==> flow/design.v <==
module sw(i0, i1, i2, i3, o0, o1, o2, o3, clk, rst);
  input clk, rst;
  input [9:0] i0, i1, i2, i3;
  output [9:0] o0, o1, o2, o3;
	wire [9:0] co0, co1, co2, co3;  
	wire [3:0] req0, req1, req2, req3;  
	ib ib0(i0, co0, req0, ack0, full0, clk, rst);
	ib ib1(i1, co1, req1, ack1, full1, clk, rst);
	ib ib2(i2, co2, req2, ack2, full2, clk, rst);
	ib ib3(i3, co3, req3, ack3, full3, clk, rst);
	ackor ackor0(ack00, ack10, ack20, ack30, ack0);
	ackor ackor1(ack01, ack11, ack21, ack31, ack1);
	ackor ackor2(ack02, ack12, ack22, ack32, ack2);
	ackor ackor3(ack03, ack13, ack23, ack33, ack3);
	arb arb0(req0[0], req1[0], req2[0], req3[0], ack00, ack01, ack02, ack03, clk, rst);
	arb arb1(req0[1], req1[1], req2[1], req3[1], ack10, ack11, ack12, ack13, clk, rst);
	arb arb2(req0[2], req1[2], req2[2], req3[2], ack20, ack21, ack22, ack23, clk, rst);
	arb arb3(req0[3], req1[3], req2[3], req3[3], ack30, ack31, ack32, ack33, clk, rst);
	cb cb(co0, co1, co2, co3, o0, o1, o2, o3,
		{ack03, ack02, ack01, ack00}, {ack13, ack12, ack11, ack10},
		{ack23, ack22, ack21, ack20}, {ack33, ack32, ack31, ack30});
endmodule
module ib(pkti, pkto, req, ack, full, clk, rst);
  input ack, clk, rst;
  input [9:0] pkti;
  output full;
  output [9:0] pkto;
  output [3:0] req;
	wire [3:0] reqi;
	mkwe mkwe(pkti, we);  
	fifo fifo(pkti, we, full, pkto, re, empty, clk, rst);
	isbm isbm(pkto[9:8], re, empty, reqi, req, ack, clk, rst);
	mkreq mkreq(pkto, reqi, clk, rst);
endmodule
module isbm(cmd, re, empty, reqi, req_out, ack, clk, rst);
  input clk, rst, empty, ack;
  input [1:0] cmd;
  input [3:0] reqi;
  output re;
  reg [3:0] req;
  reg [1:0] mode;
  localparam MODE_WAIT_HEAD = 2'b00;
  localparam MODE_WAIT_ACK = 2'b01;
  localparam MODE_WAIT_TAIL = 2'b10;
  localparam CMD_HEAD = 2'b10;
  localparam CMD_TAIL = 2'b11;
  output [3:0] req_out;
  assign req_out = req;
  assign re = ack;
  always @(posedge clk) begin
    if (rst) begin
      mode <= MODE_WAIT_HEAD;
      req <= 0;
    end else begin
      if (mode == MODE_WAIT_HEAD && !empty && cmd == CMD_HEAD) begin
        mode <= MODE_WAIT_ACK;
        req <= reqi;
      end else if (mode == MODE_WAIT_ACK && ack) begin
        mode <= MODE_WAIT_TAIL;
      end else if (mode == MODE_WAIT_TAIL && !empty && cmd == CMD_TAIL) begin
        mode <= MODE_WAIT_HEAD;
        req <= 0;
      end else begin
      end
    end
  end
endmodule
module fifo(in, we, full, out, re, empty, clk, rst);
  input clk, rst, we, re;
  input [9:0] in;
  output [9:0] out;
  output empty, full;
  reg [4:0] head, tail;
  reg [9:0] buffer [0:16];  
  wire [4:0] next_head;
  wire [4:0] next_tail;
  assign out = empty ? {(9+1){1'b0}} : buffer[head];
  assign next_head = (head + 1) % 17;
  assign next_tail = (tail + 1) % 17;
  assign empty = (head == tail);
  assign full = (next_tail == head);
  integer i;
  always @(posedge clk) begin
    if (rst) begin
      head <= 0;
      tail <= 0;
      for (i = 0; i <= 16; i++) begin
        buffer[i] = 0;
      end
    end else begin
      if (we & !full) begin
        buffer[tail] <= in;
        tail <= next_tail;
      end
      if (re & !empty) begin
        head <= next_head;
      end
    end
  end
endmodule
module mkreq(pkt, req, clk, rst);
  input clk, rst;
  input [9:0] pkt;
  output [3:0] req;
  assign req = pkt[9:8] == 2'b10 ? (1 << pkt[1:0]) : 0;
endmodule
module mkwe (pkt, we);
  input [9:0] pkt;
  output we;
  assign we = pkt[9:8] != 0;
endmodule
module arb (req0, req1, req2, req3, ack0, ack1, ack2, ack3, clk, rst);
  input clk, rst;
  input req0, req1, req2, req3;  
  output ack0, ack1, ack2, ack3;  
  reg [3:0] lead;  
  reg [2:0] ack;  
  wire [3:0] first, second, third, forth;
  wire [3:0] reqs;
  assign first = lead;
  assign second = (lead + 1) % 4;
  assign third = (lead + 2) % 4;
  assign forth = (lead + 3) % 4;
  assign reqs = {req3, req2, req1, req0};
  assign ack0 = (req0 && ack == 1);
  assign ack1 = (req1 && ack == 2);
  assign ack2 = (req2 && ack == 3);
  assign ack3 = (req3 && ack == 4);
  always @(posedge clk) begin
    if (rst) begin
      lead <= 0;
      ack <= 0;
    end else begin
      if (ack != 0) begin
        if ((ack == 1 && !req0) || (ack == 2 && !req1) || (ack == 3 && !req2) || (ack == 4 && !req3)) begin
          ack <= 0;
        end
      end else begin
        if (reqs[first]) begin
          ack <= first + 1;
          lead <= (lead + 1) % 4;
        end else if (reqs[second]) begin
          ack <= second + 1;
          lead <= (lead + 1) % 4;
        end else if (reqs[third]) begin
          ack <= third + 1;
          lead <= (lead + 1) % 4;
        end else if (reqs[forth]) begin
          ack <= forth + 1;
          lead <= (lead + 1) % 4;
        end else begin
        end
      end
    end
  end
endmodule
module cb(i0, i1, i2, i3, o0, o1, o2, o3, d0, d1, d2, d3);
  input [9:0] i0, i1, i2, i3;
  input [3:0] d0, d1, d2, d3;
  output [9:0] o0, o1, o2, o3;
  cbsel cbsel0(i0, i1, i2, i3, o0, d0);
  cbsel cbsel1(i0, i1, i2, i3, o1, d1);
  cbsel cbsel2(i0, i1, i2, i3, o2, d2);
  cbsel cbsel3(i0, i1, i2, i3, o3, d3);
endmodule
module cbsel (in0, in1, in2, in3, out, port);
  input [9:0] in0, in1, in2, in3;
  input [3:0] port;
  output[9:0] out;
  assign out = (port == 4'b0000) ? 0 :
               (port == 4'b0001) ? in0 :
               (port == 4'b0010) ? in1 :
               (port == 4'b0100) ? in2 :
               (port == 4'b1000) ? in3 :
               9'bx;
endmodule
module ackor (ack0, ack1, ack2, ack3, ack);
  input ack0, ack1, ack2, ack3;
  output ack;
  assign ack = ack0 || ack1 || ack2 || ack3;
endmodule
=== From RTL to reports: sw ===
Tool output for the design above, in the order of the flow.
Lines are those of the file above, counted from 1.
Library cell names are shortened.
The mark - stands for no value.

* Top: sw
* Clock port: clk
* Standard-cell library: sky130hd
* Corner: tt_025C_1v80

=== Elaborated design ===
Source: Yosys, flattened and elaborated, memories not mapped. Widths are those after wreduce. Print and check cells do not count. Equal cells are merged and count once.
Yosys's memory passes give these memory sizes; they may raise the number of words (mostly to a power of two), join words into wider ones and drop unused or constant bits.

* Register bits: 92
* Bits in latches: 0
* RAM bits: 1280
* Memory bits (read-only): 0
* Memory cells: 4
* Output and inout port bits: 40
* Word-level cells: 445

{| class="wikitable"
|+ Memory list
! memory !! words !! bits a word !! RTL line !! RTL
|-
| ib0.fifo.buffer || 32 || 10 || 74 || <nowiki>reg [9:0] buffer [0:16];</nowiki>
|-
| ib1.fifo.buffer || 32 || 10 || 74 ||
|-
| ib2.fifo.buffer || 32 || 10 || 74 ||
|-
| ib3.fifo.buffer || 32 || 10 || 74 ||
|}

* Add/sub/neg operators: 32
* $mul: 0
* Divide/modulo/power cells: 8
* Magnitude comparators: 0
* Equality and inequality tests: 64
* Shift-type cells: 20
* Mux-type cells: 125
* Bitwise gates (word level): 12
* Reductions and logical operators: 152

{| class="wikitable"
|+ Operators by type and width
! cell !! number
|-
| remainder unit 32 x 5 -> 32 bit (second input constant) || 8
|-
| 2-to-1 mux 10 bit || 32
|-
| 2-to-1 mux 4 bit || 32
|-
| 2-to-1 mux 5 bit || 16
|-
| 2-to-1 mux 3 bit || 24
|-
| logical AND 1 bit || 52
|-
| indexed select 4 x 2 -> 1 bit || 12
|-
| adder 5 x 1 -> 6 bit (second input constant) || 8
|-
| equality test 5 bit || 8
|-
| adder 2 x 1 -> 3 bit (second input constant) || 12
|-
| logical OR 1 bit || 24
|-
| zero test 1 bit || 24
|-
| equality test 2 bit (second input constant) || 12
|-
| AND reduction 2 bit || 12
|-
| nonzero test 2 bit || 12
|-
| equality test 3 x 2 -> 1 bit (second input constant) || 8
|-
| nonzero test 3 bit || 8
|-
| nonzero test 5 bit || 4
|-
| adder 2 bit (second input constant) || 8
|-
| != test 2 bit (second input constant) || 8
|-
| left shift 2 x 2 -> 4 bit (first input constant) || 4
|-
| equality test 4 x 1 -> 1 bit (second input constant) || 4
|-
| equality test 4 x 2 -> 1 bit (second input constant) || 4
|-
| equality test 4 x 3 -> 1 bit (second input constant) || 4
|-
| equality test 4 bit (second input constant) || 4
|-
| indexed select 4 x 4 -> 1 bit || 4
|-
| zero test 4 bit || 4
|-
| nonzero test 4 bit || 4
|}

Not listed: further kinds 10, cells in them 57.

=== Longest topological paths ===
Depth = most cells in a row (Yosys ltp): at word level without a register or memory, in the mapped netlist without a sequential cell, where the memories' decode and read muxes count.

* Word-level depth: 8
* ABC_AREA: 0
* Gate-level depth with buffers: 20

=== Netlist ===
The flow's flattened synthesis, as Yosys stat reports it; memories are mapped. The netlist is that of the ABC_AREA named above (0 if unset); the other value can give another one.
The area totals of this step are shown rounded.

{| class="wikitable"
|+ Cell types
! cell type !! number
|-
| edfxtp_1 || 1280
|-
| mux4_2 || 402
|-
| nor2_1 || 792
|-
| dfxtp_1 || 108
|-
| nand2_1 || 316
|-
| ha_1 || 76
|-
| mux2i_1 || 60
|-
| clkbuf_1 || 152
|-
| buf_2 || 104
|-
| xnor2_1 || 52
|-
| o21ai_0 || 88
|-
| nor4_1 || 58
|-
| and3_1 || 56
|-
| mux2_2 || 28
|-
| a21oi_1 || 56
|-
| a21o_1 || 37
|-
| inv_1 || 69
|-
| nand3_1 || 51
|}

Other cell types: 81; their cells: 569.

* Mapped cells: 4354
* Synthesis area: 0.06376 mm2
* Sequential area: 0.0406 mm2
* Mapped flip-flops: 1388
* Buffer cells: 295

By module: a second synthesis without flattening, with its own total; a netlist apart from the flattened one above.

* Cells (unflattened synthesis): 4504
* Area total of the unflattened synthesis: 0.06574 mm2

Each row is one instance without its submodules.

{| class="wikitable"
|+ By module
! module !! times used !! cells !! area (mm2) !! seq. area (mm2)
|-
| fifo || 4 || 971 || 0.01505 || 0.00991
|-
| arb || 4 || 70 || 0.0006444 || 0.0001001
|-
| cbsel || 4 || 46 || 0.0003616 || 0
|-
| isbm || 4 || 33 || 0.0003153 || 0.0001401
|-
| mkreq || 4 || 4 || 0.00005 || 0
|-
| ackor || 4 || 1 || 0.0000075 || 0
|-
| mkwe || 4 || 1 || 0.0000063 || 0
|-
| cb || 1 || 0 || 0 || 0
|-
| ib || 4 || 0 || 0 || 0
|-
| sw || 1 || 0 || 0 || 0
|}

=== Worst setup path after synthesis ===
Source: OpenSTA report_checks on the synthesized netlist (no wires, ideal clock, input and output delay 20% of the period each), path of least setup slack; recovery checks are left aside. Register names are those of the netlist, which keeps one name where synthesis merged equal registers.

* Kind: flip-flop to flip-flop
* From: register ib3.fifo.tail[1]
* To: memory ib3.fifo.buffer[16][0]
* Period: 6.0 ns
* Setup time: 0.391 ns
* Data arrival time: 4.528 ns
* Data required time: 5.609 ns
* Setup slack: 1.081 ns
* Delay of the path: 4.919 ns
* Stages on the path: 18
* Buffers on the path: 3
* Synthesis period reached: 4.919 ns

"delay of the path" is the arrival time less input delay plus setup time.
"stages on the path": output pins that drive a net of the path, with the launching flip-flop's if there is one; two outputs of one cell count as two.
"synthesis period reached" = period - worst setup slack (recovery checks aside). The figure is calculated, with input and output delays left at 20% of the set period.
The rows between start and end are the longest chain of elaborated cells between them; the timing report does not say that the signal goes this way. Where chains are equally long, one stands for them.
A line is the first line of the expression or statement that the cell stems from. Yosys adds cells for indexed reads and writes and turns some case tables into memories.
Only ways into the end's enable, where the timed path ends, are counted here.

* Cell sequence: dfxtp_1 -> ha_1 -> buf_2 -> xnor2_1 -> ha_1 -> nor3b_1 -> or3_1 -> buf_2 -> xnor2_1 -> ha_1 -> nand4b_1 -> a31oi_2 -> mux2_2 -> xnor2_1 -> a41oi_2 -> buf_2 -> nand2_1 -> o21ai_0
* Length of the longest elaborated chain: 7
* Elaborated cells between the ends (all ways): 9
* Those cells by class: 1 x add/sub; 1 x div; 1 x eq/ne; 4 x mux; 1 x logic; 1 x reduce/logical

{| class="wikitable"
|+ Ends and longest elaborated chain, post-synthesis
! item !! RTL line !! RTL
|-
| start: declaration || 73 || <nowiki>reg [4:0] head, tail;</nowiki>
|-
| start: assignment || 86 || <nowiki>tail <= 0;</nowiki>
|-
| start: assignment || 93 || <nowiki>tail <= next_tail;</nowiki>
|-
| adder 5 x 1 -> 6 bit || 79 || <nowiki>assign next_tail = (tail + 1) % 17;</nowiki>
|-
| remainder unit 32 x 5 -> 32 bit || 79 ||
|-
| equality test 5 bit || 81 || <nowiki>assign full = (next_tail == head);</nowiki>
|-
| zero test 1 bit || 91 || <nowiki>if (we & !full) begin</nowiki>
|-
| AND 1 bit || 91 ||
|-
| 2-to-1 mux 5 bit || 91 ||
|-
| 2-to-1 mux 5 bit || 84 || <nowiki>if (rst) begin</nowiki>
|-
| end: declaration || 74 || <nowiki>reg [9:0] buffer [0:16];</nowiki>
|}

=== Worst path after layout ===
From the final timing report of flow run A: the path of least setup slack in the routed layout; clock arrival at registers is part of the times.

* Kind: flip-flop to output port
* From: register (no name shown)
* To: output o3[5]
* Period: 6.0 ns
* Data arrival time: 4.76 ns
* Data required time: 4.80 ns
* Setup slack: 0.04 ns
* Stages on the path: 9
* Buffers on the path: 2

* Cell sequence: dfxtp_4 -> buf_4 -> mux4_2 -> mux4_2 -> mux2i_1 -> nor2_1 -> a22oi_1 -> o221ai_1 -> clkdlybuf4s50_1

{| class="wikitable"
|+ Ends and longest elaborated chain, post-layout
! item !! RTL line !! RTL
|-
| end: declaration || 4 || <nowiki>output [9:0] o0, o1, o2, o3;</nowiki>
|}

No chain of elaborated cells between the ends is given.

## Implementation results

sw through Yosys and OpenROAD on sky130hd: 3 stored runs, unordered, with their settings and measured results. The constraints put input and output delay at 20% of the set period each and load the outputs with 0.01 pF.
"achieved clock period": clock period set for the run, less the worst setup slack. It is reckoned from that one timing run; input and output delays stay at 20% of the period that was set.
"worst setup path time": the worst setup path's part of the clock period (all of it between registers, 20% less for each end at a port) less its slack. A launch clock that arrives late makes it longer, a capture clock that arrives late makes it shorter.
"power" is the tool's figure for a default switching activity; nothing was simulated.
The results are shown rounded.

Flow run A
==> flow/run.sh <==
#!/bin/bash
# the make line also repeats the synthesis and layout settings of config.mk as NAME=value (left out here)
make -C /OpenROAD-flow-scripts/flow DESIGN_CONFIG=/design/flow/config.mk WORK_HOME=/design/flow/orfs CLKGATE_MAP_FILE= finish
==> flow/config.mk <==
export PLATFORM = sky130hd
export DESIGN_NAME = sw
export DESIGN_NICKNAME = sw
export VERILOG_FILES = /design/flow/design.v
export SDC_FILE = /design/flow/constraint.sdc
export NUM_CORES = 4
export LEC_CHECK = 0
export CAP_MARGIN = 20
export CORE_MARGIN = 2
export CORE_UTILIZATION = 40
export PLACE_DENSITY = 0.6
export SLEW_MARGIN = 20
==> flow/constraint.sdc <==
create_clock -name core_clock -period 6.0 [get_ports {clk}]
set_input_delay 1.2000 -clock core_clock [delete_from_list [all_inputs] [get_ports {clk}]]
set_output_delay 1.2000 -clock core_clock [all_outputs]
set_load 0.01 [all_outputs]

==> results of flow run A <==
chip area after synthesis (Yosys): 0.06376 mm2
die area: 0.1626 mm2
standard-cell area of the final layout: 0.07265 mm2
utilization: 45.9%
worst setup slack after layout: 0.041 ns
total negative slack: 0.000 ns
worst hold slack: 0.459 ns
power: 26.17 mW
achieved clock period: 5.959 ns
worst setup path time: 4.76 ns
worst setup path kind: flip-flop to output port

Flow run B
==> flow/run.sh <==
#!/bin/bash
# the make line also repeats the synthesis and layout settings of config.mk as NAME=value (left out here)
make -C /OpenROAD-flow-scripts/flow DESIGN_CONFIG=/design/flow/config.mk WORK_HOME=/design/flow/orfs CLKGATE_MAP_FILE= finish
==> flow/config.mk <==
export PLATFORM = sky130hd
export DESIGN_NAME = sw
export DESIGN_NICKNAME = sw
export VERILOG_FILES = /design/flow/design.v
export SDC_FILE = /design/flow/constraint.sdc
export NUM_CORES = 4
export LEC_CHECK = 0
export ABC_AREA = 0
export CAP_MARGIN = 35
export CELL_PAD_IN_SITES_DETAIL_PLACEMENT = 1
export CELL_PAD_IN_SITES_GLOBAL_PLACEMENT = 1
export CORE_ASPECT_RATIO = 0.54
export CORE_MARGIN = 4
export CORE_UTILIZATION = 56
export CTS_CLUSTER_DIAMETER = 247
export CTS_CLUSTER_SIZE = 17
export GPL_TIMING_DRIVEN = 0
export HOLD_SLACK_MARGIN = 0.1
export MAX_ROUTING_LAYER = met4
export MIN_ROUTING_LAYER = met1
export PLACE_DENSITY_LB_ADDON = 0.22
export SLEW_MARGIN = 20
export TNS_END_PERCENT = 15
==> flow/constraint.sdc <==
create_clock -name core_clock -period 5.23 [get_ports {clk}]
set_input_delay 1.0460 -clock core_clock [delete_from_list [all_inputs] [get_ports {clk}]]
set_output_delay 1.0460 -clock core_clock [all_outputs]
set_load 0.01 [all_outputs]

==> results of flow run B <==
chip area after synthesis (Yosys): 0.06376 mm2
die area: 0.1196 mm2
standard-cell area of the final layout: 0.07341 mm2
utilization: 65.4%
worst setup slack after layout: -0.056 ns
total negative slack: -0.695 ns
worst hold slack: 0.496 ns
power: 28.65 mW
achieved clock period: 5.286 ns
worst setup path time: 4.24 ns
worst setup path kind: flip-flop to output port

Flow run C
==> flow/run.sh <==
#!/bin/bash
# the make line also repeats the synthesis and layout settings of config.mk as NAME=value (left out here)
make -C /OpenROAD-flow-scripts/flow DESIGN_CONFIG=/design/flow/config.mk WORK_HOME=/design/flow/orfs CLKGATE_MAP_FILE= finish
==> flow/config.mk <==
export PLATFORM = sky130hd
export DESIGN_NAME = sw
export DESIGN_NICKNAME = sw
export VERILOG_FILES = /design/flow/design.v
export SDC_FILE = /design/flow/constraint.sdc
export NUM_CORES = 4
export LEC_CHECK = 0
export CAP_MARGIN = 20
export CELL_PAD_IN_SITES_DETAIL_PLACEMENT = 2
export CORE_ASPECT_RATIO = 0.6
export CORE_MARGIN = 2
export CORE_UTILIZATION = 61
export MAX_ROUTING_LAYER = met4
export PLACE_DENSITY = 0.73
export SETUP_SLACK_MARGIN = 1.16
export SLEW_MARGIN = 35
export TNS_END_PERCENT = 100
==> flow/constraint.sdc <==
create_clock -name core_clock -period 6.56 [get_ports {clk}]
set_input_delay 1.3120 -clock core_clock [delete_from_list [all_inputs] [get_ports {clk}]]
set_output_delay 1.3120 -clock core_clock [all_outputs]
set_load 0.01 [all_outputs]

==> results of flow run C <==
did not finish, placement stopped with DPL-0033
